==> flow/design.v <==
module PE(
    rst_n,
    in_valid,
    clk,
    up_in,
    left_in,
    right_out,
    down_out,
    result_out
);
input clk;
input rst_n;
input [7:0] up_in, left_in;
input in_valid;
output reg [7:0] right_out, down_out;
output reg [31:0] result_out;
always @(posedge clk or negedge rst_n) begin
    if(!rst_n) begin
        result_out <= 0;
        right_out <= 0;
        down_out <= 0;
    end
    else if(in_valid) begin
        result_out <= 0;
        right_out <= 0;
        down_out <= 0;
    end
    else begin
        result_out <= result_out + up_in * left_in;
        right_out <= left_in;
        down_out <= up_in;
    end
end
endmodule
module buffer (
    input clk,
    input rst_n,
    input in_valid,
    input [31:0] data_in,
    output reg [31:0] data_out
);
reg [7:0] r1_temp1;
reg [7:0] r2_temp1, r2_temp2;
reg [7:0] r3_temp1, r3_temp2, r3_temp3;
always @(posedge clk or negedge rst_n) begin
    if (!rst_n) begin
        data_out <= 32'b0;
        r1_temp1 <= 8'b0;
        r2_temp1 <= 8'b0;
        r2_temp2 <= 8'b0;
        r3_temp1 <= 8'b0;
        r3_temp2 <= 8'b0;
        r3_temp3 <= 8'b0;
    end 
    else if(in_valid) begin
        data_out <= 32'b0;
        r1_temp1 <= 8'b0;
        r2_temp1 <= 8'b0;
        r2_temp2 <= 8'b0;
        r3_temp1 <= 8'b0;
        r3_temp2 <= 8'b0;
        r3_temp3 <= 8'b0;
    end
    else begin
        r1_temp1 <= data_in[23:16];
        r2_temp1 <= r2_temp2;
        r2_temp2 <= data_in[15:8];
        r3_temp1 <= r3_temp2;
        r3_temp2 <= r3_temp3;
        r3_temp3 <= data_in[7:0];
        data_out <= {data_in[31:24], r1_temp1, r2_temp1, r3_temp1};
    end
end 
endmodule
module systolic_array(
    rst_n,
    in_valid,
    clk,
    in_a,
    in_b,
    out_c_r1,
    out_c_r2,
    out_c_r3,
    out_c_r4
);
input rst_n;
input in_valid;
input clk;
input [31:0] in_a;
input [31:0] in_b;
output [127:0] out_c_r1; 
output [127:0] out_c_r2;
output [127:0] out_c_r3;
output [127:0] out_c_r4;
wire [7:0] vertical_wire[4:0][3:0]; 
wire [7:0] horizontal_wire[3:0][4:0];  
wire [31:0] c_wire[3:0][3:0]; 
assign vertical_wire[0][0] = in_b[31:24];  
assign vertical_wire[0][1] = in_b[23:16];  
assign vertical_wire[0][2] = in_b[15:8];  
assign vertical_wire[0][3] = in_b[7:0];   
assign horizontal_wire[0][0] = in_a[31:24];  
assign horizontal_wire[1][0] = in_a[23:16];  
assign horizontal_wire[2][0] = in_a[15:8];   
assign horizontal_wire[3][0] = in_a[7:0];    
genvar i,j;
generate
    for(i=0;i<4;i=i+1) begin:ROW
        for(j=0;j<4;j=j+1) begin:COL
            PE pe(
                .rst_n(rst_n),
                .in_valid(in_valid),
                .clk(clk),
                .up_in(vertical_wire[i][j]),
                .left_in(horizontal_wire[i][j]),
                .right_out(horizontal_wire[i][j+1]),
                .down_out(vertical_wire[i+1][j]),
                .result_out(c_wire[i][j])
            );
        end
    end
endgenerate
assign out_c_r1 = {c_wire[0][0], c_wire[0][1], c_wire[0][2], c_wire[0][3]};
assign out_c_r2 = {c_wire[1][0], c_wire[1][1], c_wire[1][2], c_wire[1][3]};
assign out_c_r3 = {c_wire[2][0], c_wire[2][1], c_wire[2][2], c_wire[2][3]};
assign out_c_r4 = {c_wire[3][0], c_wire[3][1], c_wire[3][2], c_wire[3][3]};
endmodule
module TPU(
    clk,
    rst_n,
    in_valid,
    K,
    M,
    N,
    busy,
    A_wr_en,
    A_index,
    A_data_in,
    A_data_out,
    B_wr_en,
    B_index,
    B_data_in,
    B_data_out,
    C_wr_en,
    C_index,
    C_data_in,
    C_data_out
);
input clk;
input rst_n;
input            in_valid;
input [7:0]      K;
input [7:0]      M;
input [7:0]      N;
output reg       busy;
output reg          A_wr_en;
output reg [15:0]   A_index;
output     [31:0]   A_data_in;
input  [31:0]       A_data_out;
output reg          B_wr_en;
output reg [15:0]   B_index;
output     [31:0]   B_data_in;
input  [31:0]       B_data_out;
output reg          C_wr_en;
output reg [15:0]   C_index;
output reg [127:0]  C_data_in;
input  [127:0]      C_data_out;
assign A_data_in = 32'd0;
assign B_data_in = 32'd0;
reg [31:0] A_buffer_in, B_buffer_in;
reg [31:0] A_buffer_out, B_buffer_out;
wire [127:0] c_out[3:0];
buffer weight_buffer_A (
    .clk(clk),
    .rst_n(rst_n),
    .in_valid(in_valid),
    .data_in(A_buffer_in),
    .data_out(A_buffer_out)
);
buffer input_buffer_B (
    .clk(clk),
    .rst_n(rst_n),
    .in_valid(in_valid),
    .data_in(B_buffer_in),
    .data_out(B_buffer_out)
);
reg sa_valid;
systolic_array SA (
    .rst_n(rst_n),
    .in_valid(sa_valid),
    .clk(clk),
    .in_a(A_buffer_out),
    .in_b(B_buffer_out),
    .out_c_r1(c_out[0]),
    .out_c_r2(c_out[1]),
    .out_c_r3(c_out[2]),
    .out_c_r4(c_out[3])
);
reg [7:0] M_reg, N_reg, K_reg;
reg [7:0] tile_m, tile_n, tile_k;
reg [7:0] max_tile_m, max_tile_n, max_tile_k;
wire [127:0] c_row0 = c_out[0];
wire [127:0] c_row1 = c_out[1];
wire [127:0] c_row2 = c_out[2];
wire [127:0] c_row3 = c_out[3];
integer i, j;
localparam IDLE = 3'd0;
localparam LOAD = 3'd1;
localparam CALC = 3'd2;
localparam WRITEBACK = 3'd3;
localparam DONE = 3'd4;
reg [3:0] state, next_state;
reg [7:0] load_cnt, calc_cnt, wb_cnt;
reg [15:0] A_addr, B_addr, C_addr;
always @(*) begin
    if(tile_k == max_tile_k - 1) begin
        if(tile_k * 4 + load_cnt > K_reg) begin
            A_addr = (((tile_m * K_reg) + K_reg)) ;
            B_addr = (((tile_n * K_reg) + K_reg));
        end
        else begin
            A_addr = (((tile_m * K_reg) + (tile_k * 4))) + load_cnt;
            B_addr = (((tile_n * K_reg) + (tile_k * 4))) + load_cnt;
        end
    end
    else begin
        A_addr = (((tile_m * K_reg) + (tile_k * 4))) + load_cnt;
        B_addr = (((tile_n * K_reg) + (tile_k * 4))) + load_cnt;
    end
    C_addr = ((tile_n * M_reg) + (tile_m * 4)) + wb_cnt;
end
reg [15:0] next_tile_m, next_tile_n;
always @(*) begin
    if(tile_n < max_tile_n - 1) begin
        next_tile_n = tile_n + 1;
        next_tile_m = tile_m;
    end
    else begin
        next_tile_n = 0;
        if(tile_m < max_tile_m - 1) begin
            next_tile_m = tile_m + 1;
        end
        else begin
            next_tile_m = 0;
        end
    end
end
always @(posedge clk or negedge rst_n) begin
    if(!rst_n) begin
        M_reg <= 0;
        N_reg <= 0;
        K_reg <= 0;
        max_tile_m <= 0;
        max_tile_n <= 0; 
        max_tile_k <= 0;
        tile_k <= 0;
    end
    else if(in_valid) begin
        M_reg <= M;
        N_reg <= N;
        K_reg <= K;
        max_tile_m <= (M + 3) >> 2;  
        max_tile_n <= (N + 3) >> 2; 
        max_tile_k <= (K + 3) >> 2; 
        tile_k <= 0;
    end
end
always @(*) begin
    case(state)
        IDLE: begin
            if(in_valid)
                next_state = LOAD;
            else
                next_state = IDLE;
        end
        LOAD: begin
            if(load_cnt > K_reg || tile_k * 4 + load_cnt > K_reg) 
                next_state = CALC;
            else
                next_state = LOAD;
        end
        CALC: begin
            if(calc_cnt == 7)
                next_state = WRITEBACK;    
            else
                next_state = CALC;
        end
        WRITEBACK: begin
            if(wb_cnt > 3 || tile_m * 4 + wb_cnt >= M_reg) begin
                if(tile_n < max_tile_n - 1 || tile_m < max_tile_m - 1)
                    next_state = LOAD;
                else
                    next_state = DONE;
            end
            else
                next_state = WRITEBACK;
        end
        DONE: begin
            next_state = IDLE;
        end
        default: next_state = IDLE;
    endcase
end
always @(posedge clk or negedge rst_n) begin
    if(!rst_n) begin
        busy <= 0;
        A_wr_en <= 0;
        B_wr_en <= 0;
        C_wr_en <= 0;
        A_index <= 0;
        B_index <= 0;
        C_index <= 0;
        load_cnt <= 0;
        calc_cnt <= 0;
        wb_cnt <= 0;
        sa_valid <= 0;
        tile_m <= 0;
        tile_n <= 0;
        state <= IDLE;
    end
    else begin
        state <= next_state;
        case(state)
            IDLE: begin
                if(in_valid) begin
                    busy <= 1;
                    load_cnt <= 0;
                    calc_cnt <= 0;
                    wb_cnt <= 0;
                    sa_valid <= 1;
                end
                else begin
                    busy <= 0;
                end
                A_buffer_in <= 0;
                B_buffer_in <= 0;
                C_wr_en <= 0;
            end
            LOAD: begin
                A_index <= A_addr;
                B_index <= B_addr;
                sa_valid <= 0;
                if(tile_k * 4 + load_cnt > K_reg) begin
                    A_buffer_in <= 0; 
                    B_buffer_in <= 0;
                end
                else if(load_cnt == 0) begin
                    A_buffer_in <= 0; 
                    B_buffer_in <= 0;
                end
                else begin
                    A_buffer_in <= A_data_out;
                    B_buffer_in <= B_data_out;
                end
                if(load_cnt > K_reg) begin
                    load_cnt <= 0;
                end
                else begin
                    load_cnt <= load_cnt + 1;
                end
            end
            CALC: begin
                A_buffer_in <= 0;
                B_buffer_in <= 0;
                if(calc_cnt == 7) begin
                    calc_cnt <= 0;
                end
                else begin
                    calc_cnt <= calc_cnt + 1;
                end
            end
            WRITEBACK: begin
                if(wb_cnt <= 3 && tile_m * 4 + wb_cnt < M_reg) begin
                    C_wr_en <= 1;
                    C_index <= C_addr;
                    C_data_in <= c_out[wb_cnt];
                    wb_cnt <= wb_cnt + 1;
                end
                else begin
                    C_wr_en <= 0;
                    sa_valid <= 1;
                    tile_m <= next_tile_m;
                    tile_n <= next_tile_n;
                    wb_cnt <= 0;
                end
            end
            DONE: begin
                busy <= 0;
                C_wr_en <= 0;
            end
        endcase
        if(in_valid) begin
            tile_m <= 0;
            tile_n <= 0;
        end
    end
end
endmodule
### Step by step through the tools: TPU

What the tools print for TPU, step after step.
Line numbers count from 1 in the design file above.
Operators carry their Yosys type and port widths (W data, S select, Z words).
Cell names lack the library's common part.
A cell with n/a has no value.

| design | value |
|---|---|
| top | TPU |
| clock input | clk |
| library | sky130hd |
| timing corner | tt_025C_1v80 |

### Word level

Source: Yosys, flattened and elaborated. Widths are those after wreduce. Registers that Yosys merges into a memory's read port (data or address) are not register bits. Print and check cells do not count.

| storage and ports | value |
|---|---|
| register bits | 1190 |
| bits of input ports | 219 |
| cells after elaboration | 270 |

| operators by class | value |
|---|---|
| add/sub/neg operators | 34 |
| $mul | 21 |
| order comparisons | 8 |
| equal/unequal tests | 12 |
| multiplexer cells | 94 |
| reductions and logical operators | 27 |

Operators by type and width:

| operator | count |
|---|---|
| $mul A8 B8 Y16 | 21 |
| $mux W32 | 22 |
| $add A32 B16 Y32 | 16 |
| $pmux W128 S4 | 1 |
| $mux W8 | 49 |
| $pmux W32 S2 | 2 |
| $add A16 B8 Y16 | 5 |
| $lt A8 B32 Y1 | 2 |
| $mux W16 | 4 |
| $pmux W8 S2 | 3 |
| $add A8 B1 Y8 const B | 5 |
| $ge A32 B8 Y1 | 1 |
| $logic_not A32 Y1 | 1 |
| $sub A8 B1 Y9 const B | 3 |
| $add A8 B2 Y9 const B | 3 |
| $add A16 B10 Y16 | 1 |
| $gt A8 B8 Y1 | 2 |
| $reduce_bool A2 Y1 | 7 |
| $reduce_and A2 Y1 | 6 |
| $pmux W3 S4 | 1 |
| $add A10 B8 Y11 | 1 |
| $lt A11 B8 Y1 | 1 |
| $reduce_and A3 Y1 | 3 |
| $ne A2 B2 Y1 const B | 4 |
| $gt A8 B2 Y1 const B | 1 |
| $le A8 B2 Y1 const B | 1 |
| $eq A8 B3 Y1 const B | 1 |
| $logic_not A8 Y1 | 1 |

Other operator kinds: 16; their cells: 28.

### Logic depth

Yosys ltp: most cells in a row. Word level: on the elaborated netlist, between registers, memories and ports. Mapped: between sequential cells and ports; inverters and the memories' decode and read muxes count.

| depth | value |
|---|---|
| word-level depth | 7 |
| ABC_AREA | 1 |
| mapped depth | 24 |
| depth with buffers taken out | 23 |

### Netlist

Yosys stat after the flow's synthesis: flattened, memories mapped to cells. It holds for the ABC_AREA given above (unset counts as 0); a run with the other value may have another netlist.

Cell types:

| cell type | count | total area (um^2) |
|---|---|---|
| dfrtp_1 | 996 | 2.49E+04 |
| fa_1 | 986 | 1.97E+04 |
| inv_1 | 3608 | 1.35E+04 |
| ha_1 | 851 | 1.06E+04 |
| nand2_1 | 2639 | 9905.75 |
| edfxtp_1 | 192 | 5765.53 |
| nor2_1 | 1231 | 4.62E+03 |
| a21oi_1 | 668 | 3.34E+03 |
| nand3_1 | 411 | 2.06E+03 |
| o21ai_0 | 326 | 1.63E+03 |
| clkbuf_1 | 417 | 1.57E+03 |
| xnor2_1 | 86 | 753.222 |
| o21ai_1 | 123 | 615.59 |
| xor2_1 | 68 | 595.571 |
| a211oi_1 | 79 | 593.069 |
| o22ai_1 | 94 | 588.064 |
| nand4_1 | 90 | 563.04 |
| buf_4 | 70 | 525.504 |

Other cell types: 41; their cells: 560.

| mapped netlist | value |
|---|---|
| mapped cells | 13495 |
| mapped area | 105775.2 um^2 |
| sequential part of the area | 30715.7 um^2 |
| flip-flops | 1189 |
| buffers | 569 |

### Path before layout

Source: OpenSTA report_checks on the synthesized netlist (no wires, ideal clock, input and output delay 20% of the period each), path of least setup slack; recovery checks are left aside. Register names are those of the netlist, which keeps one name where synthesis merged equal registers.

| timing post-synthesis | value |
|---|---|
| kind | register to register |
| start | register tile_m[0] |
| end | register C_data_in[0] |
| period | 6.5 ns |
| library setup time | 0.619 ns |
| arrival | 7.878 ns |
| path slack | -1.996 ns |
| path delay | 8.497 ns |
| stages on the path | 15 |
| buffers on the path | 1 |
| period reached after synthesis | 8.496 ns |

"path delay" = arrival - input delay + setup time.
"stages on the path": output pins that drive a net of the path, with the launching flip-flop's if there is one; two outputs of one cell count as two.
"period reached after synthesis" is the clock period less the worst setup slack; recovery checks do not enter. This is arithmetic on one report: input and output delays are still those of the set period (20% each).
The rows between start and end are the longest chain of elaborated cells between them; the timing report does not say that the signal goes this way. Where chains are equally long, one stands for them.
Each line given opens the expression or statement behind the cell; cells for indexed reads and writes are added by Yosys, which also makes memories of some case tables.
At most two assigning lines are given for a register; there are more.

| between the ends, post-synthesis | value |
|---|---|
| path through | dfrtp_1 ha_1 fa_1 nand3_1 nand3_1 xor2_1 ha_1 nand2_1 inv_1 a21oi_1 nand3_1 nand2_1 nand4_4 buf_6 nor2_1 |
| length of the longest elaborated chain | 4 |
| elaborated cells between the ends (all ways) | 4 |

RTL lines, path post-synthesis:

| what | line | text |
|---|---|---|
| start: declaration | 200 | `reg [7:0] tile_m, tile_n, tile_k;` |
| start: assignment | 317 | `tile_m <= 0;` |
| start: assignment | 382 | `tile_m <= next_tile_m;` |
| $add A10 B8 Y11 | 373 | `if(wb_cnt <= 3 && tile_m * 4 + wb_cnt < M_reg) begin` |
| $lt A11 B8 Y1 | 373 |  |
| $logic_and A1 B1 Y1 | 373 |  |
| $reduce_and A3 Y1 | n/a |  |
| end: assignment | 376 | `C_data_in <= c_out[wb_cnt];` |
| end: declaration | 166 | `output reg [127:0]  C_data_in;` |

### Worst path after layout

From the final timing report of entry A: the path of least setup slack in the routed layout; clock arrival at registers is part of the times.

| timing after layout | value |
|---|---|
| kind | register to register |
| start | register SA.ROW[0].COL[1].pe.right_out[0] |
| end | register SA.ROW[0].COL[2].pe.result_out[31] |
| period | 5.36 ns |
| library setup time | 0.06 ns |
| arrival | 5.91 ns |
| path slack | 0.19 ns |
| stages on the path | 21 |
| buffers on the path | 1 |

The rows between start and end are the longest chain of elaborated cells between them; the timing report does not say that the signal goes this way. Where chains are equally long, one stands for them.
At most two assigning lines are given for a register; there are more.

| between the ends, after layout | value |
|---|---|
| path through | dfrtp_1 clkbuf_1 nand2_1 fa_1 inv_1 fa_1 inv_1 fa_1 fa_1 inv_1 ha_1 nand3_1 nand2_1 nand2_1 nand2_1 nand2_1 nand2_2 nand3b_1 nand2_1 nand2_1 nor2_1 |
| length of the longest elaborated chain | 3 |
| elaborated cells between the ends (all ways) | 3 |
| source lines of those cells | 2 |

RTL lines, path after layout:

| what | line | text |
|---|---|---|
| start: declaration | 15 | `output reg [7:0] right_out, down_out;` |
| start: assignment | 20 | `right_out <= 0;` |
| start: assignment | 30 | `right_out <= left_in;` |
| $mul A8 B8 Y16 | 29 | `result_out <= result_out + up_in * left_in;` |
| $add A32 B16 Y32 | 29 |  |
| $mux W32 | 23 | `else if(in_valid) begin` |
| end: assignment | 24 | `result_out <= 0;` |
| end: assignment | 29 |  |
| end: declaration | 16 | `output reg [31:0] result_out;` |

2 stored runs of TPU in the flow (synthesis by Yosys, layout by OpenROAD, sky130hd cells), in arbitrary order. Constraints: input delay and output delay 20% of the set period each, output load 0.01 pF.
"clock period achieved" is the run's clock period less its worst setup slack. It is reckoned from that one timing run; input and output delays stay at 20% of the period that was set.
By "critical setup path time" is meant the share of the clock period that the worst setup path is allowed (20% is reserved at inputs, 20% at outputs), minus its slack. Clock arrival times at its registers enter into it.
By "power" is meant OpenSTA's value without simulated activity: inputs other than the clock are taken to toggle once in ten clock periods, and the tool carries that through the logic.

## Entry A

==> flow/run.sh <==
#!/bin/bash
# the make line also repeats the synthesis and layout settings of config.mk as NAME=value (left out here)
make -C /OpenROAD-flow-scripts/flow DESIGN_CONFIG=/design/flow/config.mk WORK_HOME=/design/flow/orfs CLKGATE_MAP_FILE= finish
==> flow/config.mk <==
export PLATFORM = sky130hd
export DESIGN_NAME = TPU
export DESIGN_NICKNAME = TPU
export VERILOG_FILES = /design/flow/design.v
export SDC_FILE = /design/flow/constraint.sdc
export NUM_CORES = 4
export LEC_CHECK = 0
export ABC_AREA = 1
export CAP_MARGIN = 25
export CORE_ASPECT_RATIO = 0.76
export CORE_MARGIN = 2
export CORE_UTILIZATION = 47
export GPL_ROUTABILITY_DRIVEN = 1
export GPL_TIMING_DRIVEN = 0
export MAX_ROUTING_LAYER = met5
export MIN_ROUTING_LAYER = met1
export PLACE_DENSITY_LB_ADDON = 0.19
export SLEW_MARGIN = 5
export TNS_END_PERCENT = 25
==> flow/constraint.sdc <==
create_clock -name core_clock -period 5.36 [get_ports {clk}]
set_input_delay 1.0720 -clock core_clock [delete_from_list [all_inputs] [get_ports {clk}]]
set_output_delay 1.0720 -clock core_clock [all_outputs]
set_load 0.01 [all_outputs]

| result of entry A | value |
|---|---|
| synthesis area | 105775.2 um^2 |
| worst slack on setup checks | 0.186 ns |
| standard-cell area after layout | 118031.0 um^2 |
| critical setup path time | 5.17 ns |
| critical path type | register to register |
| power | 39125 µW |
| summed negative setup slack | 0.000 ns |
| full die area | 228899.0 um^2 |
| clock period achieved | 5.174 ns |

## Entry B

==> flow/run.sh <==
#!/bin/bash
# the make line also repeats the synthesis and layout settings of config.mk as NAME=value (left out here)
make -C /OpenROAD-flow-scripts/flow DESIGN_CONFIG=/design/flow/config.mk WORK_HOME=/design/flow/orfs CLKGATE_MAP_FILE= finish
==> flow/config.mk <==
export PLATFORM = sky130hd
export DESIGN_NAME = TPU
export DESIGN_NICKNAME = TPU
export VERILOG_FILES = /design/flow/design.v
export SDC_FILE = /design/flow/constraint.sdc
export NUM_CORES = 4
export LEC_CHECK = 0
export ABC_AREA = 1
export CAP_MARGIN = 25
export CELL_PAD_IN_SITES_GLOBAL_PLACEMENT = 2
export CORE_ASPECT_RATIO = 0.76
export CORE_MARGIN = 2
export CORE_UTILIZATION = 20
export GPL_ROUTABILITY_DRIVEN = 1
export GPL_TIMING_DRIVEN = 0
export MAX_ROUTING_LAYER = met5
export MIN_ROUTING_LAYER = met2
export PLACE_DENSITY_LB_ADDON = 0.14
export SETUP_SLACK_MARGIN = 1.29
export SLEW_MARGIN = 5
export TNS_END_PERCENT = 95
==> flow/constraint.sdc <==
create_clock -name core_clock -period 5.36 [get_ports {clk}]
set_input_delay 1.0720 -clock core_clock [delete_from_list [all_inputs] [get_ports {clk}]]
set_output_delay 1.0720 -clock core_clock [all_outputs]
set_load 0.01 [all_outputs]

| result of entry B | value |
|---|---|
| summed negative setup slack | 0.000 ns |
| power | 50724 µW |
| full die area | 534763.0 um^2 |
| critical setup path time | 4.71 ns |
| critical path type | register to register |
| worst slack on setup checks | 0.653 ns |
| clock period achieved | 4.707 ns |
| standard-cell area after layout | 146785.0 um^2 |
| synthesis area | 105775.2 um^2 |
